==> flow/design.v <==
module ram_tester
#(
     parameter AXI_ID           = 0
)
(
     input          clk_i
    ,input          rst_i
    ,input          cfg_awvalid_i
    ,input  [31:0]  cfg_awaddr_i
    ,input          cfg_wvalid_i
    ,input  [31:0]  cfg_wdata_i
    ,input  [3:0]   cfg_wstrb_i
    ,input          cfg_bready_i
    ,input          cfg_arvalid_i
    ,input  [31:0]  cfg_araddr_i
    ,input          cfg_rready_i
    ,input          outport_awready_i
    ,input          outport_wready_i
    ,input          outport_bvalid_i
    ,input  [1:0]   outport_bresp_i
    ,input  [3:0]   outport_bid_i
    ,input          outport_arready_i
    ,input          outport_rvalid_i
    ,input  [31:0]  outport_rdata_i
    ,input  [1:0]   outport_rresp_i
    ,input  [3:0]   outport_rid_i
    ,input          outport_rlast_i
    ,output         cfg_awready_o
    ,output         cfg_wready_o
    ,output         cfg_bvalid_o
    ,output [1:0]   cfg_bresp_o
    ,output         cfg_arready_o
    ,output         cfg_rvalid_o
    ,output [31:0]  cfg_rdata_o
    ,output [1:0]   cfg_rresp_o
    ,output         outport_awvalid_o
    ,output [31:0]  outport_awaddr_o
    ,output [3:0]   outport_awid_o
    ,output [7:0]   outport_awlen_o
    ,output [1:0]   outport_awburst_o
    ,output         outport_wvalid_o
    ,output [31:0]  outport_wdata_o
    ,output [3:0]   outport_wstrb_o
    ,output         outport_wlast_o
    ,output         outport_bready_o
    ,output         outport_arvalid_o
    ,output [31:0]  outport_araddr_o
    ,output [3:0]   outport_arid_o
    ,output [7:0]   outport_arlen_o
    ,output [1:0]   outport_arburst_o
    ,output         outport_rready_o
);
reg awvalid_q;
reg wvalid_q;
wire wr_cmd_accepted_w  = (cfg_awvalid_i && cfg_awready_o) || awvalid_q;
wire wr_data_accepted_w = (cfg_wvalid_i  && cfg_wready_o)  || wvalid_q;
always @ (posedge clk_i or posedge rst_i)
if (rst_i)
    awvalid_q <= 1'b0;
else if (cfg_awvalid_i && cfg_awready_o && !wr_data_accepted_w)
    awvalid_q <= 1'b1;
else if (wr_data_accepted_w)
    awvalid_q <= 1'b0;
always @ (posedge clk_i or posedge rst_i)
if (rst_i)
    wvalid_q <= 1'b0;
else if (cfg_wvalid_i && cfg_wready_o && !wr_cmd_accepted_w)
    wvalid_q <= 1'b1;
else if (wr_cmd_accepted_w)
    wvalid_q <= 1'b0;
reg [7:0] wr_addr_q;
always @ (posedge clk_i or posedge rst_i)
if (rst_i)
    wr_addr_q <= 8'b0;
else if (cfg_awvalid_i && cfg_awready_o)
    wr_addr_q <= cfg_awaddr_i[7:0];
wire [7:0] wr_addr_w = awvalid_q ? wr_addr_q : cfg_awaddr_i[7:0];
reg [31:0] wr_data_q;
always @ (posedge clk_i or posedge rst_i)
if (rst_i)
    wr_data_q <= 32'b0;
else if (cfg_wvalid_i && cfg_wready_o)
    wr_data_q <= cfg_wdata_i;
wire [31:0] wr_data_w = wvalid_q ? wr_data_q : cfg_wdata_i;
wire read_en_w  = cfg_arvalid_i & cfg_arready_o;
wire write_en_w = wr_cmd_accepted_w && wr_data_accepted_w;
assign cfg_arready_o = ~cfg_rvalid_o;
assign cfg_awready_o = ~cfg_bvalid_o && ~cfg_arvalid_i && ~awvalid_q;
assign cfg_wready_o  = ~cfg_bvalid_o && ~cfg_arvalid_i && ~wvalid_q;
reg ram_test_cfg_wr_q;
always @ (posedge clk_i or posedge rst_i)
if (rst_i)
    ram_test_cfg_wr_q <= 1'b0;
else if (write_en_w && (wr_addr_w[7:0] == 8'h0))
    ram_test_cfg_wr_q <= 1'b1;
else
    ram_test_cfg_wr_q <= 1'b0;
reg [3:0]  ram_test_cfg_burst_len_q;
always @ (posedge clk_i or posedge rst_i)
if (rst_i)
    ram_test_cfg_burst_len_q <= 4'd0;
else if (write_en_w && (wr_addr_w[7:0] == 8'h0))
    ram_test_cfg_burst_len_q <= wr_data_w[31:28];
wire [3:0]  ram_test_cfg_burst_len_out_w = ram_test_cfg_burst_len_q;
reg        ram_test_cfg_read_q;
always @ (posedge clk_i or posedge rst_i)
if (rst_i)
    ram_test_cfg_read_q <= 1'd0;
else if (write_en_w && (wr_addr_w[7:0] == 8'h0))
    ram_test_cfg_read_q <= wr_data_w[8:8];
wire        ram_test_cfg_read_out_w = ram_test_cfg_read_q;
reg        ram_test_cfg_rnd_delay_q;
always @ (posedge clk_i or posedge rst_i)
if (rst_i)
    ram_test_cfg_rnd_delay_q <= 1'd0;
else if (write_en_w && (wr_addr_w[7:0] == 8'h0))
    ram_test_cfg_rnd_delay_q <= wr_data_w[7:7];
wire        ram_test_cfg_rnd_delay_out_w = ram_test_cfg_rnd_delay_q;
reg        ram_test_cfg_user_q;
always @ (posedge clk_i or posedge rst_i)
if (rst_i)
    ram_test_cfg_user_q <= 1'd0;
else if (write_en_w && (wr_addr_w[7:0] == 8'h0))
    ram_test_cfg_user_q <= wr_data_w[3:3];
else
    ram_test_cfg_user_q <= 1'd0;
wire        ram_test_cfg_user_out_w = ram_test_cfg_user_q;
reg        ram_test_cfg_incr_q;
always @ (posedge clk_i or posedge rst_i)
if (rst_i)
    ram_test_cfg_incr_q <= 1'd0;
else if (write_en_w && (wr_addr_w[7:0] == 8'h0))
    ram_test_cfg_incr_q <= wr_data_w[2:2];
else
    ram_test_cfg_incr_q <= 1'd0;
wire        ram_test_cfg_incr_out_w = ram_test_cfg_incr_q;
reg        ram_test_cfg_ones_q;
always @ (posedge clk_i or posedge rst_i)
if (rst_i)
    ram_test_cfg_ones_q <= 1'd0;
else if (write_en_w && (wr_addr_w[7:0] == 8'h0))
    ram_test_cfg_ones_q <= wr_data_w[1:1];
else
    ram_test_cfg_ones_q <= 1'd0;
wire        ram_test_cfg_ones_out_w = ram_test_cfg_ones_q;
reg        ram_test_cfg_zero_q;
always @ (posedge clk_i or posedge rst_i)
if (rst_i)
    ram_test_cfg_zero_q <= 1'd0;
else if (write_en_w && (wr_addr_w[7:0] == 8'h0))
    ram_test_cfg_zero_q <= wr_data_w[0:0];
else
    ram_test_cfg_zero_q <= 1'd0;
wire        ram_test_cfg_zero_out_w = ram_test_cfg_zero_q;
reg ram_test_base_wr_q;
always @ (posedge clk_i or posedge rst_i)
if (rst_i)
    ram_test_base_wr_q <= 1'b0;
else if (write_en_w && (wr_addr_w[7:0] == 8'h4))
    ram_test_base_wr_q <= 1'b1;
else
    ram_test_base_wr_q <= 1'b0;
reg [31:0]  ram_test_base_addr_q;
always @ (posedge clk_i or posedge rst_i)
if (rst_i)
    ram_test_base_addr_q <= 32'd0;
else if (write_en_w && (wr_addr_w[7:0] == 8'h4))
    ram_test_base_addr_q <= wr_data_w[31:0];
wire [31:0]  ram_test_base_addr_out_w = ram_test_base_addr_q;
reg ram_test_end_wr_q;
always @ (posedge clk_i or posedge rst_i)
if (rst_i)
    ram_test_end_wr_q <= 1'b0;
else if (write_en_w && (wr_addr_w[7:0] == 8'h8))
    ram_test_end_wr_q <= 1'b1;
else
    ram_test_end_wr_q <= 1'b0;
reg [31:0]  ram_test_end_addr_q;
always @ (posedge clk_i or posedge rst_i)
if (rst_i)
    ram_test_end_addr_q <= 32'd0;
else if (write_en_w && (wr_addr_w[7:0] == 8'h8))
    ram_test_end_addr_q <= wr_data_w[31:0];
wire [31:0]  ram_test_end_addr_out_w = ram_test_end_addr_q;
reg ram_test_sts_wr_q;
always @ (posedge clk_i or posedge rst_i)
if (rst_i)
    ram_test_sts_wr_q <= 1'b0;
else if (write_en_w && (wr_addr_w[7:0] == 8'hc))
    ram_test_sts_wr_q <= 1'b1;
else
    ram_test_sts_wr_q <= 1'b0;
reg ram_test_current_wr_q;
always @ (posedge clk_i or posedge rst_i)
if (rst_i)
    ram_test_current_wr_q <= 1'b0;
else if (write_en_w && (wr_addr_w[7:0] == 8'h10))
    ram_test_current_wr_q <= 1'b1;
else
    ram_test_current_wr_q <= 1'b0;
reg ram_test_write_wr_q;
always @ (posedge clk_i or posedge rst_i)
if (rst_i)
    ram_test_write_wr_q <= 1'b0;
else if (write_en_w && (wr_addr_w[7:0] == 8'h14))
    ram_test_write_wr_q <= 1'b1;
else
    ram_test_write_wr_q <= 1'b0;
reg [31:0]  ram_test_write_pattern_q;
always @ (posedge clk_i or posedge rst_i)
if (rst_i)
    ram_test_write_pattern_q <= 32'd0;
else if (write_en_w && (wr_addr_w[7:0] == 8'h14))
    ram_test_write_pattern_q <= wr_data_w[31:0];
wire [31:0]  ram_test_write_pattern_out_w = ram_test_write_pattern_q;
reg ram_test_time_wr_q;
always @ (posedge clk_i or posedge rst_i)
if (rst_i)
    ram_test_time_wr_q <= 1'b0;
else if (write_en_w && (wr_addr_w[7:0] == 8'h18))
    ram_test_time_wr_q <= 1'b1;
else
    ram_test_time_wr_q <= 1'b0;
reg ram_test_errors_wr_q;
always @ (posedge clk_i or posedge rst_i)
if (rst_i)
    ram_test_errors_wr_q <= 1'b0;
else if (write_en_w && (wr_addr_w[7:0] == 8'h1c))
    ram_test_errors_wr_q <= 1'b1;
else
    ram_test_errors_wr_q <= 1'b0;
reg ram_test_last_wr_q;
always @ (posedge clk_i or posedge rst_i)
if (rst_i)
    ram_test_last_wr_q <= 1'b0;
else if (write_en_w && (wr_addr_w[7:0] == 8'h20))
    ram_test_last_wr_q <= 1'b1;
else
    ram_test_last_wr_q <= 1'b0;
wire        ram_test_sts_busy_in_w;
wire [31:0]  ram_test_current_addr_in_w;
wire [31:0]  ram_test_time_cycles_in_w;
wire [31:0]  ram_test_errors_count_in_w;
wire [31:0]  ram_test_last_rd_data_in_w;
reg [31:0] data_r;
always @ *
begin
    data_r = 32'b0;
    case (cfg_araddr_i[7:0])
    8'h0:
    begin
        data_r[31:28] = ram_test_cfg_burst_len_q;
        data_r[8:8] = ram_test_cfg_read_q;
        data_r[7:7] = ram_test_cfg_rnd_delay_q;
    end
    8'h4:
    begin
        data_r[31:0] = ram_test_base_addr_q;
    end
    8'h8:
    begin
        data_r[31:0] = ram_test_end_addr_q;
    end
    8'hc:
    begin
        data_r[0:0] = ram_test_sts_busy_in_w;
    end
    8'h10:
    begin
        data_r[31:0] = ram_test_current_addr_in_w;
    end
    8'h14:
    begin
        data_r[31:0] = ram_test_write_pattern_q;
    end
    8'h18:
    begin
        data_r[31:0] = ram_test_time_cycles_in_w;
    end
    8'h1c:
    begin
        data_r[31:0] = ram_test_errors_count_in_w;
    end
    8'h20:
    begin
        data_r[31:0] = ram_test_last_rd_data_in_w;
    end
    default :
        data_r = 32'b0;
    endcase
end
reg rvalid_q;
always @ (posedge clk_i or posedge rst_i)
if (rst_i)
    rvalid_q <= 1'b0;
else if (read_en_w)
    rvalid_q <= 1'b1;
else if (cfg_rready_i)
    rvalid_q <= 1'b0;
assign cfg_rvalid_o = rvalid_q;
reg [31:0] rd_data_q;
always @ (posedge clk_i or posedge rst_i)
if (rst_i)
    rd_data_q <= 32'b0;
else if (!cfg_rvalid_o || cfg_rready_i)
    rd_data_q <= data_r;
assign cfg_rdata_o = rd_data_q;
assign cfg_rresp_o = 2'b0;
reg bvalid_q;
always @ (posedge clk_i or posedge rst_i)
if (rst_i)
    bvalid_q <= 1'b0;
else if (write_en_w)
    bvalid_q <= 1'b1;
else if (cfg_bready_i)
    bvalid_q <= 1'b0;
assign cfg_bvalid_o = bvalid_q;
assign cfg_bresp_o  = 2'b0;
wire [31:0] buffer_base_w     = {ram_test_base_addr_out_w[31:2], 2'b0};
wire [31:0] buffer_end_w      = {ram_test_end_addr_out_w[31:2],  2'b0};
wire [31:0] user_data_w       = ram_test_write_pattern_out_w;
wire        cfg_zero_w        = ram_test_cfg_zero_out_w;
wire        cfg_ones_w        = ram_test_cfg_ones_out_w;
wire        cfg_incr_w        = ram_test_cfg_incr_out_w;
wire        cfg_user_w        = ram_test_cfg_user_out_w;
wire        cfg_dly_w         = ram_test_cfg_rnd_delay_out_w;
wire        cfg_read_w        = ram_test_cfg_read_out_w;
wire        awvalid_w;
wire        arvalid_w;
wire [31:0] axaddr_w;
wire [7:0]  axlen_w;
wire        wvalid_w;
wire [31:0] wdata_w;
wire [3:0]  wstrb_w;
wire        wlast_w;
wire        accept_w;
reg [31:0]  current_addr_q;
reg [31:0]  outstanding_q;
reg         burst_q;
reg [7:0]   burst_cnt_q;
localparam STATE_W          = 3;
localparam STATE_IDLE       = 3'd0;
localparam STATE_ZERO       = 3'd1;
localparam STATE_ONES       = 3'd2;
localparam STATE_INCR       = 3'd3;
localparam STATE_USER       = 3'd4;
localparam STATE_WAIT       = 3'd5;
reg [STATE_W-1:0] state_q;
reg [STATE_W-1:0] next_state_r;
always @ *
begin
    next_state_r = state_q;
    case (state_q)
    STATE_IDLE :
    begin
        if (cfg_zero_w)
            next_state_r  = STATE_ZERO;
        else if (cfg_ones_w)
            next_state_r  = STATE_ONES;
        else if (cfg_incr_w)
            next_state_r  = STATE_INCR;
        else if (cfg_user_w)
            next_state_r  = STATE_USER;
    end
    STATE_ZERO, STATE_ONES, STATE_INCR, STATE_USER:
    begin
        if (current_addr_q == buffer_end_w && !burst_q)
            next_state_r = STATE_WAIT;
    end
    STATE_WAIT:
    begin
        if (outstanding_q == 32'd0)
            next_state_r = STATE_IDLE;
    end
    default :
       ;
    endcase
end
always @ (posedge clk_i or posedge rst_i)
if (rst_i)
    state_q <= STATE_IDLE;
else
    state_q <= next_state_r;
wire [3:0] rand_w;
ram_lfsr
#(
    .BITS(4),
    .N(16),
    .POLYNOMIAL(16'h8810)
)
u_rand
(
    .clk_i(clk_i),
    .rst_i(rst_i),
    .random_o(rand_w)
);
reg [31:0]  outstanding_r;
always @ *
begin
    outstanding_r = outstanding_q;
    if ((arvalid_w || awvalid_w) && accept_w)
        outstanding_r = outstanding_r + 32'd1;
    if (outport_bvalid_i && outport_bready_o)
        outstanding_r = outstanding_r - 32'd1;
    else if (outport_rvalid_i && outport_rlast_i && outport_rready_o)
        outstanding_r = outstanding_r - 32'd1;
end
always @ (posedge clk_i or posedge rst_i)
if (rst_i) 
    outstanding_q <= 32'b0;
else
    outstanding_q <= outstanding_r;
reg [3:0] delay_q;
always @ (posedge clk_i or posedge rst_i)
if (rst_i) 
    delay_q <= 4'b0;
else if ((awvalid_w || arvalid_w || wvalid_w) && accept_w)
    delay_q <= rand_w;
else if (delay_q != 4'b0)
    delay_q <= delay_q - 4'd1;
wire valid_w = (!cfg_dly_w || delay_q == 4'b0) &&
               (current_addr_q != buffer_end_w || burst_q) &&
               (state_q != STATE_IDLE && state_q != STATE_WAIT);
reg [7:0]   burst_length_r;
wire [31:0] remaining_w    = buffer_end_w - current_addr_q - 32'd4;
wire [31:0] remain_words_w = {2'b0, remaining_w[31:2]};
wire [31:0] max_words_w    = {28'b0, ram_test_cfg_burst_len_out_w};
always @ *
begin
    burst_length_r = 8'b0;
    if (remain_words_w > max_words_w)
        burst_length_r = max_words_w[7:0];
    else if (remain_words_w[7:0] == 8'd1 || 
             remain_words_w[7:0] == 8'd3 ||
             remain_words_w[7:0] == 8'd7)
        burst_length_r = remain_words_w[7:0];
end
wire [31:0] length_bytes_w = {22'b0, burst_length_r + 8'd1, 2'b0};
assign axlen_w = burst_length_r;
always @ (posedge clk_i or posedge rst_i)
if (rst_i) 
    burst_q <= 1'b0;
else if (awvalid_w && accept_w && axlen_w != 8'b0)
    burst_q <= 1'b1;
else if (wvalid_w && accept_w && burst_cnt_q == 8'b0)
    burst_q <= 1'b0;
always @ (posedge clk_i or posedge rst_i)
if (rst_i) 
    burst_cnt_q <= 8'b0;
else if (awvalid_w && accept_w)
    burst_cnt_q <= axlen_w - 8'd1;
else if (wvalid_w && accept_w)
    burst_cnt_q <= burst_cnt_q - 8'd1;
always @ (posedge clk_i or posedge rst_i)
if (rst_i) 
    current_addr_q <= 32'b0;
else if ((state_q == STATE_IDLE) && (next_state_r != STATE_IDLE))
    current_addr_q <= buffer_base_w;
else if (state_q != STATE_IDLE && (awvalid_w || arvalid_w) && accept_w)
    current_addr_q <= {current_addr_q[31:2], 2'b0} + length_bytes_w;
assign awvalid_w                  = valid_w & ~burst_q & ~cfg_read_w;
assign arvalid_w                  = valid_w & cfg_read_w;
assign axaddr_w                   = current_addr_q;
assign ram_test_current_addr_in_w = current_addr_q;
reg [31:0] write_data_q;
reg        cfg_inc_q;
always @ (posedge clk_i or posedge rst_i)
if (rst_i) 
    cfg_inc_q <= 1'b0;
else if (state_q == STATE_IDLE && next_state_r == STATE_INCR)
    cfg_inc_q <= 1'b1;
else if (state_q == STATE_IDLE)
    cfg_inc_q <= 1'b0;
always @ (posedge clk_i or posedge rst_i)
if (rst_i) 
    write_data_q <= 32'b0;
else if ((state_q == STATE_IDLE) && (next_state_r != STATE_IDLE))
begin
    if (next_state_r == STATE_ONES)
        write_data_q <= 32'hFFFFFFFF;
    else if (next_state_r == STATE_INCR)
        write_data_q <= 32'h33221100;
    else if (next_state_r == STATE_USER)
        write_data_q <= user_data_w;
    else
        write_data_q <= 32'b0;
end
else if (cfg_inc_q && wvalid_w && accept_w)
    write_data_q <= write_data_q + 32'h44444444;
else if (cfg_inc_q && outport_rvalid_i && outport_rready_o)
    write_data_q <= write_data_q + 32'h44444444;
assign wvalid_w = (burst_q | awvalid_w) & valid_w;
assign wdata_w  = write_data_q;
assign wstrb_w  = 4'hF;
assign wlast_w  = burst_q ? (burst_cnt_q == 8'd0) : (axlen_w == 8'd0);
reg [31:0] error_count_q;
always @ (posedge clk_i or posedge rst_i)
if (rst_i) 
    error_count_q <= 32'b0;
else if ((state_q == STATE_IDLE) && (next_state_r != STATE_IDLE))
    error_count_q <= 32'b0;
else if (outport_rvalid_i && outport_rready_o && outport_rdata_i != write_data_q)
    error_count_q <= error_count_q + 32'd1;
assign ram_test_errors_count_in_w = error_count_q;
reg [31:0] last_data_q;
always @ (posedge clk_i or posedge rst_i)
if (rst_i) 
    last_data_q <= 32'b0;
else if ((state_q == STATE_IDLE) && (next_state_r != STATE_IDLE))
    last_data_q <= 32'b0;
else if (outport_rvalid_i && outport_rready_o)
    last_data_q <= outport_rdata_i;
assign ram_test_last_rd_data_in_w = last_data_q;
reg [31:0] cycles_q;
always @ (posedge clk_i or posedge rst_i)
if (rst_i) 
    cycles_q <= 32'b0;
else if ((state_q == STATE_IDLE) && (next_state_r != STATE_IDLE))
    cycles_q <= 32'b0;
else if (state_q != STATE_IDLE)
    cycles_q <= cycles_q + 32'd1;
assign ram_test_time_cycles_in_w = cycles_q - 32'd2;  
wire        axi_valid_w;
wire        axi_awvalid_w;
wire        axi_arvalid_w;
wire        axi_wvalid_w;
wire        axi_pop_w;
generic_fifo
#(
     .WIDTH(1+1+32+8+1+32+4+1)
    ,.DEPTH(8)
    ,.ADDR_W(3)
)
u_request
(
     .clk_i(clk_i)
    ,.rst_i(rst_i)
    ,.push_i(awvalid_w | arvalid_w | wvalid_w)
    ,.data_in_i({awvalid_w, arvalid_w, axaddr_w, axlen_w, wvalid_w, wdata_w, wstrb_w, wlast_w})
    ,.accept_o(accept_w)
    ,.valid_o(axi_valid_w)
    ,.data_out_o({axi_awvalid_w, axi_arvalid_w, outport_awaddr_o, outport_awlen_o, 
                  axi_wvalid_w, outport_wdata_o, outport_wstrb_o, outport_wlast_o})
    ,.pop_i(axi_pop_w)
);
reg axi_awvalid_q;
reg axi_wvalid_q;
always @ (posedge clk_i or posedge rst_i)
if (rst_i) 
    axi_awvalid_q <= 1'b0;
else if (outport_awvalid_o && outport_awready_i && (outport_wvalid_o && !outport_wready_i))
    axi_awvalid_q <= 1'b1;
else if (axi_pop_w)
    axi_awvalid_q <= 1'b0;
always @ (posedge clk_i or posedge rst_i)
if (rst_i) 
    axi_wvalid_q <= 1'b0;
else if (outport_wvalid_o && outport_wready_i && (outport_awvalid_o && !outport_awready_i))
    axi_wvalid_q <= 1'b1;
else if (axi_pop_w)
    axi_wvalid_q <= 1'b0;
assign outport_awvalid_o = axi_valid_w & axi_awvalid_w & ~axi_awvalid_q;
assign outport_awid_o    = AXI_ID;
assign outport_awburst_o = 2'b01;
assign outport_wvalid_o  = axi_valid_w & axi_wvalid_w  & ~axi_wvalid_q;
assign outport_bready_o  = 1'b1;
assign outport_arvalid_o = axi_valid_w & axi_arvalid_w;
assign outport_arid_o    = AXI_ID;
assign outport_araddr_o  = outport_awaddr_o;
assign outport_arlen_o   = outport_awlen_o;
assign outport_arburst_o = outport_awburst_o;
assign outport_rready_o  = 1'b1;
assign axi_pop_w = (outport_arvalid_o   && outport_arready_i) ||
                   (((outport_awvalid_o && outport_awready_i) || axi_awvalid_q || !axi_awvalid_w) &&
                    ((outport_wvalid_o  && outport_wready_i)  || axi_wvalid_q || !axi_wvalid_w) && !axi_arvalid_w);
assign ram_test_sts_busy_in_w = (state_q != STATE_IDLE);
endmodule
module ram_lfsr
#(
  parameter POLYNOMIAL = 4'h9,
  parameter N          = 4,
  parameter BITS       = 4
)
(
  input  clk_i,
  input  rst_i,
  output [BITS-1:0] random_o
);
reg [N-1:0] data_q;
reg [N-1:0] data_next_r;
reg         feedback_r;
integer i;
always @* 
begin
  data_next_r = data_q;
  for (i=0; i<BITS; i=i+1)
  begin
    feedback_r  = ^( POLYNOMIAL & data_next_r);
    data_next_r = {data_next_r[N-2:0], ~feedback_r};
  end
end
always @ (posedge clk_i or posedge rst_i)
if (rst_i) 
    data_q <= 'b0;
else
    data_q <= data_next_r;
assign random_o = data_q[N-1:N-BITS];
endmodule
module generic_fifo
#(
    parameter WIDTH   = 8,
    parameter DEPTH   = 4,
    parameter ADDR_W  = 2
)
(
     input               clk_i
    ,input               rst_i
    ,input  [WIDTH-1:0]  data_in_i
    ,input               push_i
    ,input               pop_i
    ,output [WIDTH-1:0]  data_out_o
    ,output              accept_o
    ,output              valid_o
);
localparam COUNT_W = ADDR_W + 1;
reg [WIDTH-1:0]   ram_q[DEPTH-1:0];
reg [ADDR_W-1:0]  rd_ptr_q;
reg [ADDR_W-1:0]  wr_ptr_q;
reg [COUNT_W-1:0] count_q;
always @ (posedge clk_i or posedge rst_i)
if (rst_i)
begin
    count_q   <= {(COUNT_W) {1'b0}};
    rd_ptr_q  <= {(ADDR_W) {1'b0}};
    wr_ptr_q  <= {(ADDR_W) {1'b0}};
end
else
begin
    if (push_i & accept_o)
    begin
        ram_q[wr_ptr_q] <= data_in_i;
        wr_ptr_q        <= wr_ptr_q + 1;
    end
    if (pop_i & valid_o)
        rd_ptr_q      <= rd_ptr_q + 1;
    if ((push_i & accept_o) & ~(pop_i & valid_o))
        count_q <= count_q + 1;
    else if (~(push_i & accept_o) & (pop_i & valid_o))
        count_q <= count_q - 1;
end
/*verilator lint_off WIDTH*/
assign valid_o       = (count_q != 0);
assign accept_o      = (count_q != DEPTH);
/*verilator lint_on WIDTH*/
assign data_out_o    = ram_q[rd_ptr_q];
endmodule
**Reports on ram_tester**

What the tools print for ram_tester, step after step.
Lines are those of the file above, counted from 1.
Operators: Yosys type, input widths -> output width; for muxes data width and select width s.
Cell names lack the library's common part.
Not given: n/a

- Top: ram_tester
- Clock input: clk_i
- Library: sky130hd
- Library corner: tt_025C_1v80

**Word-level counts**

Source: Yosys, flattened and elaborated. Widths are those after wreduce. Registers that Yosys merges into a memory's read port (data or address) are not register bits. Print and check cells do not count. Equal cells are merged and count once.

- Register bits: 1027
- Input port bits: 157
- Output and inout bits: 175
- Cells after elaboration: 302

- Add/sub/neg operators: 17
- $lt $le $gt $ge: 1
- Equal/unequal tests: 41
- Muxes and demuxes: 61
- Bitwise operators: 33
- Reductions and logical operators: 107

Operators by type and width:

| cell | count |
|---|---|
| $pmux 80 s8 | 1 |
| $mux 32 | 18 |
| $pmux 19 s7 | 1 |
| $add 32x1->32 const B | 3 |
| $reduce_xor 16->1 | 4 |
| $ne 32x32->1 | 2 |
| $pmux 6 s7 | 1 |
| $logic_and 1x1->1 | 40 |
| $eq 8x5->1 const B | 5 |
| $mux 8 | 5 |
| $eq 3x3->1 const B | 11 |
| $sub 32x1->32 const B | 1 |
| $add 32x10->32 | 1 |
| $sub 32x2->32 const B | 1 |
| $sub 32x3->32 const B | 1 |
| $add 32x31->32 const B | 1 |
| $sub 32x32->32 | 1 |
| $eq 32x32->1 | 1 |
| $logic_not 32->1 | 1 |
| $logic_not 8->1 | 4 |
| $pmux 4 s8 | 1 |
| $reduce_bool 2->1 | 15 |
| $gt 30x4->1 | 1 |
| $eq 3x2->1 const B | 8 |
| $reduce_and 3->1 | 8 |
| $eq 8x3->1 const B | 3 |
| $eq 8x4->1 const B | 3 |
| $pmux 1 s8 | 3 |

Not listed: further kinds 26, cells in them 115.

**Depth**

Yosys ltp: most cells in a row. Word level: on the elaborated netlist, between registers, memories and ports. Mapped: between sequential cells and ports; inverters and the memories' decode and read muxes count.

- Depth after elaboration: 14
- ABC_AREA: 0
- Gate-level depth with buffers: 31

**Synthesis result**

The flow's flattened synthesis, as Yosys stat reports it; memories are mapped. The netlist is that of the ABC_AREA named above (0 if unset); the other value can give another one.

- Standard cells after synthesis: 4062
- Chip area (Yosys): 47326.6 um2
- Mapped flip-flops: 1009

Cells by type:

| cell | count | total area (um2) |
|---|---|---|
| edfxtp_1 | 592 | 1.78E+04 |
| dfrtp_1 | 417 | 1.04E+04 |
| mux2_2 | 178 | 2E+03 |
| nor2_1 | 377 | 1.42E+03 |
| nand2_1 | 364 | 1366.31 |
| a21oi_1 | 253 | 1.27E+03 |
| ha_1 | 98 | 1.23E+03 |
| a222oi_1 | 119 | 1.19E+03 |
| xor2_1 | 119 | 1042.25 |
| mux2i_1 | 82 | 820.787 |
| xnor2_1 | 92 | 805.773 |
| clkbuf_1 | 193 | 724.445 |
| o21ai_0 | 142 | 710.682 |
| a41oi_1 | 68 | 595.571 |
| inv_1 | 154 | 578.054 |
| buf_4 | 66 | 495.475 |
| nand3_1 | 98 | 490.47 |
| nor3_1 | 81 | 405.389 |

Other cell types: 66; their cells: 569.
By module: a second synthesis without flattening, with its own total; a netlist apart from the flattened one above.

- Cell total of the unflattened synthesis: 4143
- Area total of the unflattened synthesis: 49587.6 um2

Rows give one instance, submodules left out.

Modules:

| module | instances | cells | area (um2) |
|---|---|---|---|
| generic_fifo | 1 | 1351 | 24569.8 |
| ram_tester | 1 | 2771 | 24523.5 |
| ram_lfsr | 1 | 21 | 494.2 |

**Path before layout**

Source: OpenSTA report_checks on the synthesized netlist (no wires, ideal clock, input and output delay 20% of the period each), path of least setup slack; recovery checks are left aside. Register names are those of the netlist, which keeps one name where synthesis merged equal registers.

- Path kind: flip-flop to flip-flop
- Start point: register current_addr_q[2]
- End point: register current_addr_q[30]
- Clock period: 10.0 ns
- Setup time: 0.094 ns
- Time at the first pin: 0.000 ns
- Arrival time: 6.552 ns
- Data required time: 9.906 ns
- Setup slack: 3.354 ns
- Path delay: 6.646 ns
- Stages: 28
- Synthesis period reached: 6.646 ns

"path delay" = arrival - input delay + setup time.
"stages" counts driving pins, that of a launching flip-flop among them; a cell with two outputs on the path counts twice.
"synthesis period reached" is the clock period less the worst setup slack; recovery checks do not enter. This is arithmetic on one report: input and output delays are still those of the set period (20% each).
Between the ends stands the longest chain of elaborated cells between them, by number of cells; it is not shown to be the way that was timed. Of several equally long chains one is given.
Each line given opens the expression or statement behind the cell; cells for indexed reads and writes are added by Yosys, which also makes memories of some case tables.
A register here has more assigning lines than the two given.

- Cell sequence: dfrtp_1 > ha_1 > inv_1 > fa_1 > a21o_1 > a221oi_2 > nor2_1 > nor3_1 > o211ai_1 > a2111o_1 > or4_1 > nor4b_2 > buf_6 > mux2i_1 > ha_1 > inv_1 > fa_1 > nor2b_1 > o21ai_0 > a21oi_1 > o21ai_0 > a21oi_1 > o21ai_0 > a211oi_1 > nand3_1 > nor2_1 > nor3_1 > a211oi_1
- Cells in the longest elaborated chain: 11
- Elaborated cells on any way between the ends: 31

RTL lines, path after synthesis:

| what | line | RTL |
|---|---|---|
| start, declared | 337 | `reg [31:0]  current_addr_q;` |
| start, assigned | 458 | `current_addr_q <= buffer_base_w;` |
| start, assigned | 460 | `current_addr_q <= {current_addr_q[31:2], 2'b0} + length_bytes_w;` |
| $sub 32x32->32 | 425 | `wire [31:0] remaining_w    = buffer_end_w - current_addr_q - 32'd4;` |
| $sub 32x3->32 | 425 |  |
| $eq 8x1->1 | 433 | `else if (remain_words_w[7:0] == 8'd1 \|\|` |
| $logic_or 1x1->1 x2 | 433 |  |
| $mux 8 | 433 |  |
| $mux 8 | 431 | `if (remain_words_w > max_words_w)` |
| $add 8x1->8 | 438 | `wire [31:0] length_bytes_w = {22'b0, burst_length_r + 8'd1, 2'b0};` |
| $add 32x10->32 | 460 |  |
| $mux 32 | 459 | `else if (state_q != STATE_IDLE && (awvalid_w \|\| arvalid_w) && accept_w)` |
| $mux 32 | 457 | `else if ((state_q == STATE_IDLE) && (next_state_r != STATE_IDLE))` |
| end, assigned | 458 |  |
| end, assigned | 460 |  |
| end, declared | 337 |  |

**Timing after layout**

Path of least setup slack in the final report of record 1 (OpenROAD, finished layout, wires in). Where an end is a register, its clock arrival counts in the times.

- Path kind: flip-flop to flip-flop
- Start point: register current_addr_q[27]
- End point: register current_addr_q[9]
- Clock period: 6.5 ns
- Setup time: 0.11 ns
- Time at the first pin: 0.72 ns
- Arrival time: 6.97 ns
- Data required time: 7.08 ns
- Setup slack: 0.11 ns
- Stages: 31

Between the ends stands the longest chain of elaborated cells between them, by number of cells; it is not shown to be the way that was timed. Of several equally long chains one is given.
A register here has more assigning lines than the two given.

- Cell sequence: dfrtp_2 > ha_4 > inv_1 > ha_4 > nand4_1 > nor3_2 > nor3b_2 > a211oi_2 > and3_1 > or4_1 > or4_4 > nor4b_4 > buf_4 > mux2i_4 > buf_6 > ha_4 > buf_6 > ha_4 > a21o_1 > a21oi_2 > o21ai_2 > a21oi_2 > o21ai_2 > a21oi_2 > buf_4 > buf_4 > buf_4 > buf_4 > xor2_1 > nor2_1 > a221o_1
- Cells in the longest elaborated chain: 11
- Elaborated cells on any way between the ends: 25

RTL lines, path after layout:

| what | line | RTL |
|---|---|---|
| start, declared | 337 | `reg [31:0]  current_addr_q;` |
| start, assigned | 458 | `current_addr_q <= buffer_base_w;` |
| start, assigned | 460 | `current_addr_q <= {current_addr_q[31:2], 2'b0} + length_bytes_w;` |
| $ne 32x32->1 | 422 | `(current_addr_q != buffer_end_w \|\| burst_q) &&` |
| $logic_or 1x1->1 | 422 |  |
| $logic_and 1x1->1 x2 | 421 | `wire valid_w = (!cfg_dly_w \|\| delay_q == 4'b0) &&` |
| $and 1x1->1 x2 | 461 | `assign awvalid_w                  = valid_w & ~burst_q & ~cfg_read_w;` |
| $logic_or 1x1->1 | 459 | `else if (state_q != STATE_IDLE && (awvalid_w \|\| arvalid_w) && accept_w)` |
| $logic_and 1x1->1 x2 | 459 |  |
| $mux 32 | 459 |  |
| $mux 32 | 457 | `else if ((state_q == STATE_IDLE) && (next_state_r != STATE_IDLE))` |
| end, assigned | 458 |  |
| end, assigned | 460 |  |
| end, declared | 337 |  |

==> results <==
ram_tester through Yosys and OpenROAD on sky130hd: 3 stored runs, unordered, with their settings and measured results. The constraints put input and output delay at 20% of the set period each and load the outputs with 0.01 pF.
"achieved period" is the run's clock period less its worst setup slack. It is reckoned from that one timing run; input and output delays stay at 20% of the period that was set.
"worst path time" is the time allowed to the run's worst setup path (the clock period less input and output delay, where it has them) less its slack. Clock arrival times count: a late capture clock shortens it, a late launch clock lengthens it.
"overall power" is the tool's figure for a default switching activity; nothing was simulated.
Among the settings, n/a means not set for that run.

| setting or result | record 1 | record 2 | record 3 |
|---|---|---|---|
| CELL_PAD_IN_SITES_DETAIL_PLACEMENT | 1 | n/a | n/a |
| CELL_PAD_IN_SITES_GLOBAL_PLACEMENT | 2 | n/a | n/a |
| CORE_ASPECT_RATIO | 1.3 | n/a | n/a |
| CORE_MARGIN | 6 | 2 | 2 |
| CORE_UTILIZATION | 37 | 40 | 40 |
| CTS_CLUSTER_DIAMETER | 73 | 228 | n/a |
| GPL_ROUTABILITY_DRIVEN | 0 | 0 | n/a |
| GPL_TIMING_DRIVEN | 1 | 1 | n/a |
| MAX_ROUTING_LAYER | met5 | met4 | n/a |
| MIN_ROUTING_LAYER | met1 | n/a | n/a |
| PLACE_DENSITY | 0.42 | n/a | n/a |
| SLEW_MARGIN | 40 | 20 | 20 |
| period_ns | 6.5 | 14.4 | 6.26 |
| CAP_MARGIN | 20 | 20 | 20 |
| SETUP_SLACK_MARGIN | n/a | 2.12 | n/a |
| post-route worst hold slack (ns) | 0.348 | 0.347 | 0.347 |
| cell area after synthesis (um2) | 47326.6 | 47326.6 | 47326.6 |
| utilization after routing (%) | 45.7 | 46.1 | 48.8 |
| achieved period (ns) | 6.389 | 8.503 | 6.286 |
| overall power (mW) | 30.446 | 12.233 | 30.850 |
| total negative slack (ns) | 0.000 | 0.000 | -0.026 |
| setup slack of the worst path (ns) | 0.111 | 5.897 | -0.026 |
| standard-cell area of the final layout (um2) | 57924.3 | 54328.4 | 57441.3 |
| total die area (um2) | 136712.0 | 121083.0 | 121083.0 |
| worst path time (ns) | 6.39 | 8.50 | 6.29 |
| critical path type | flip-flop to flip-flop | flip-flop to flip-flop | flip-flop to flip-flop |
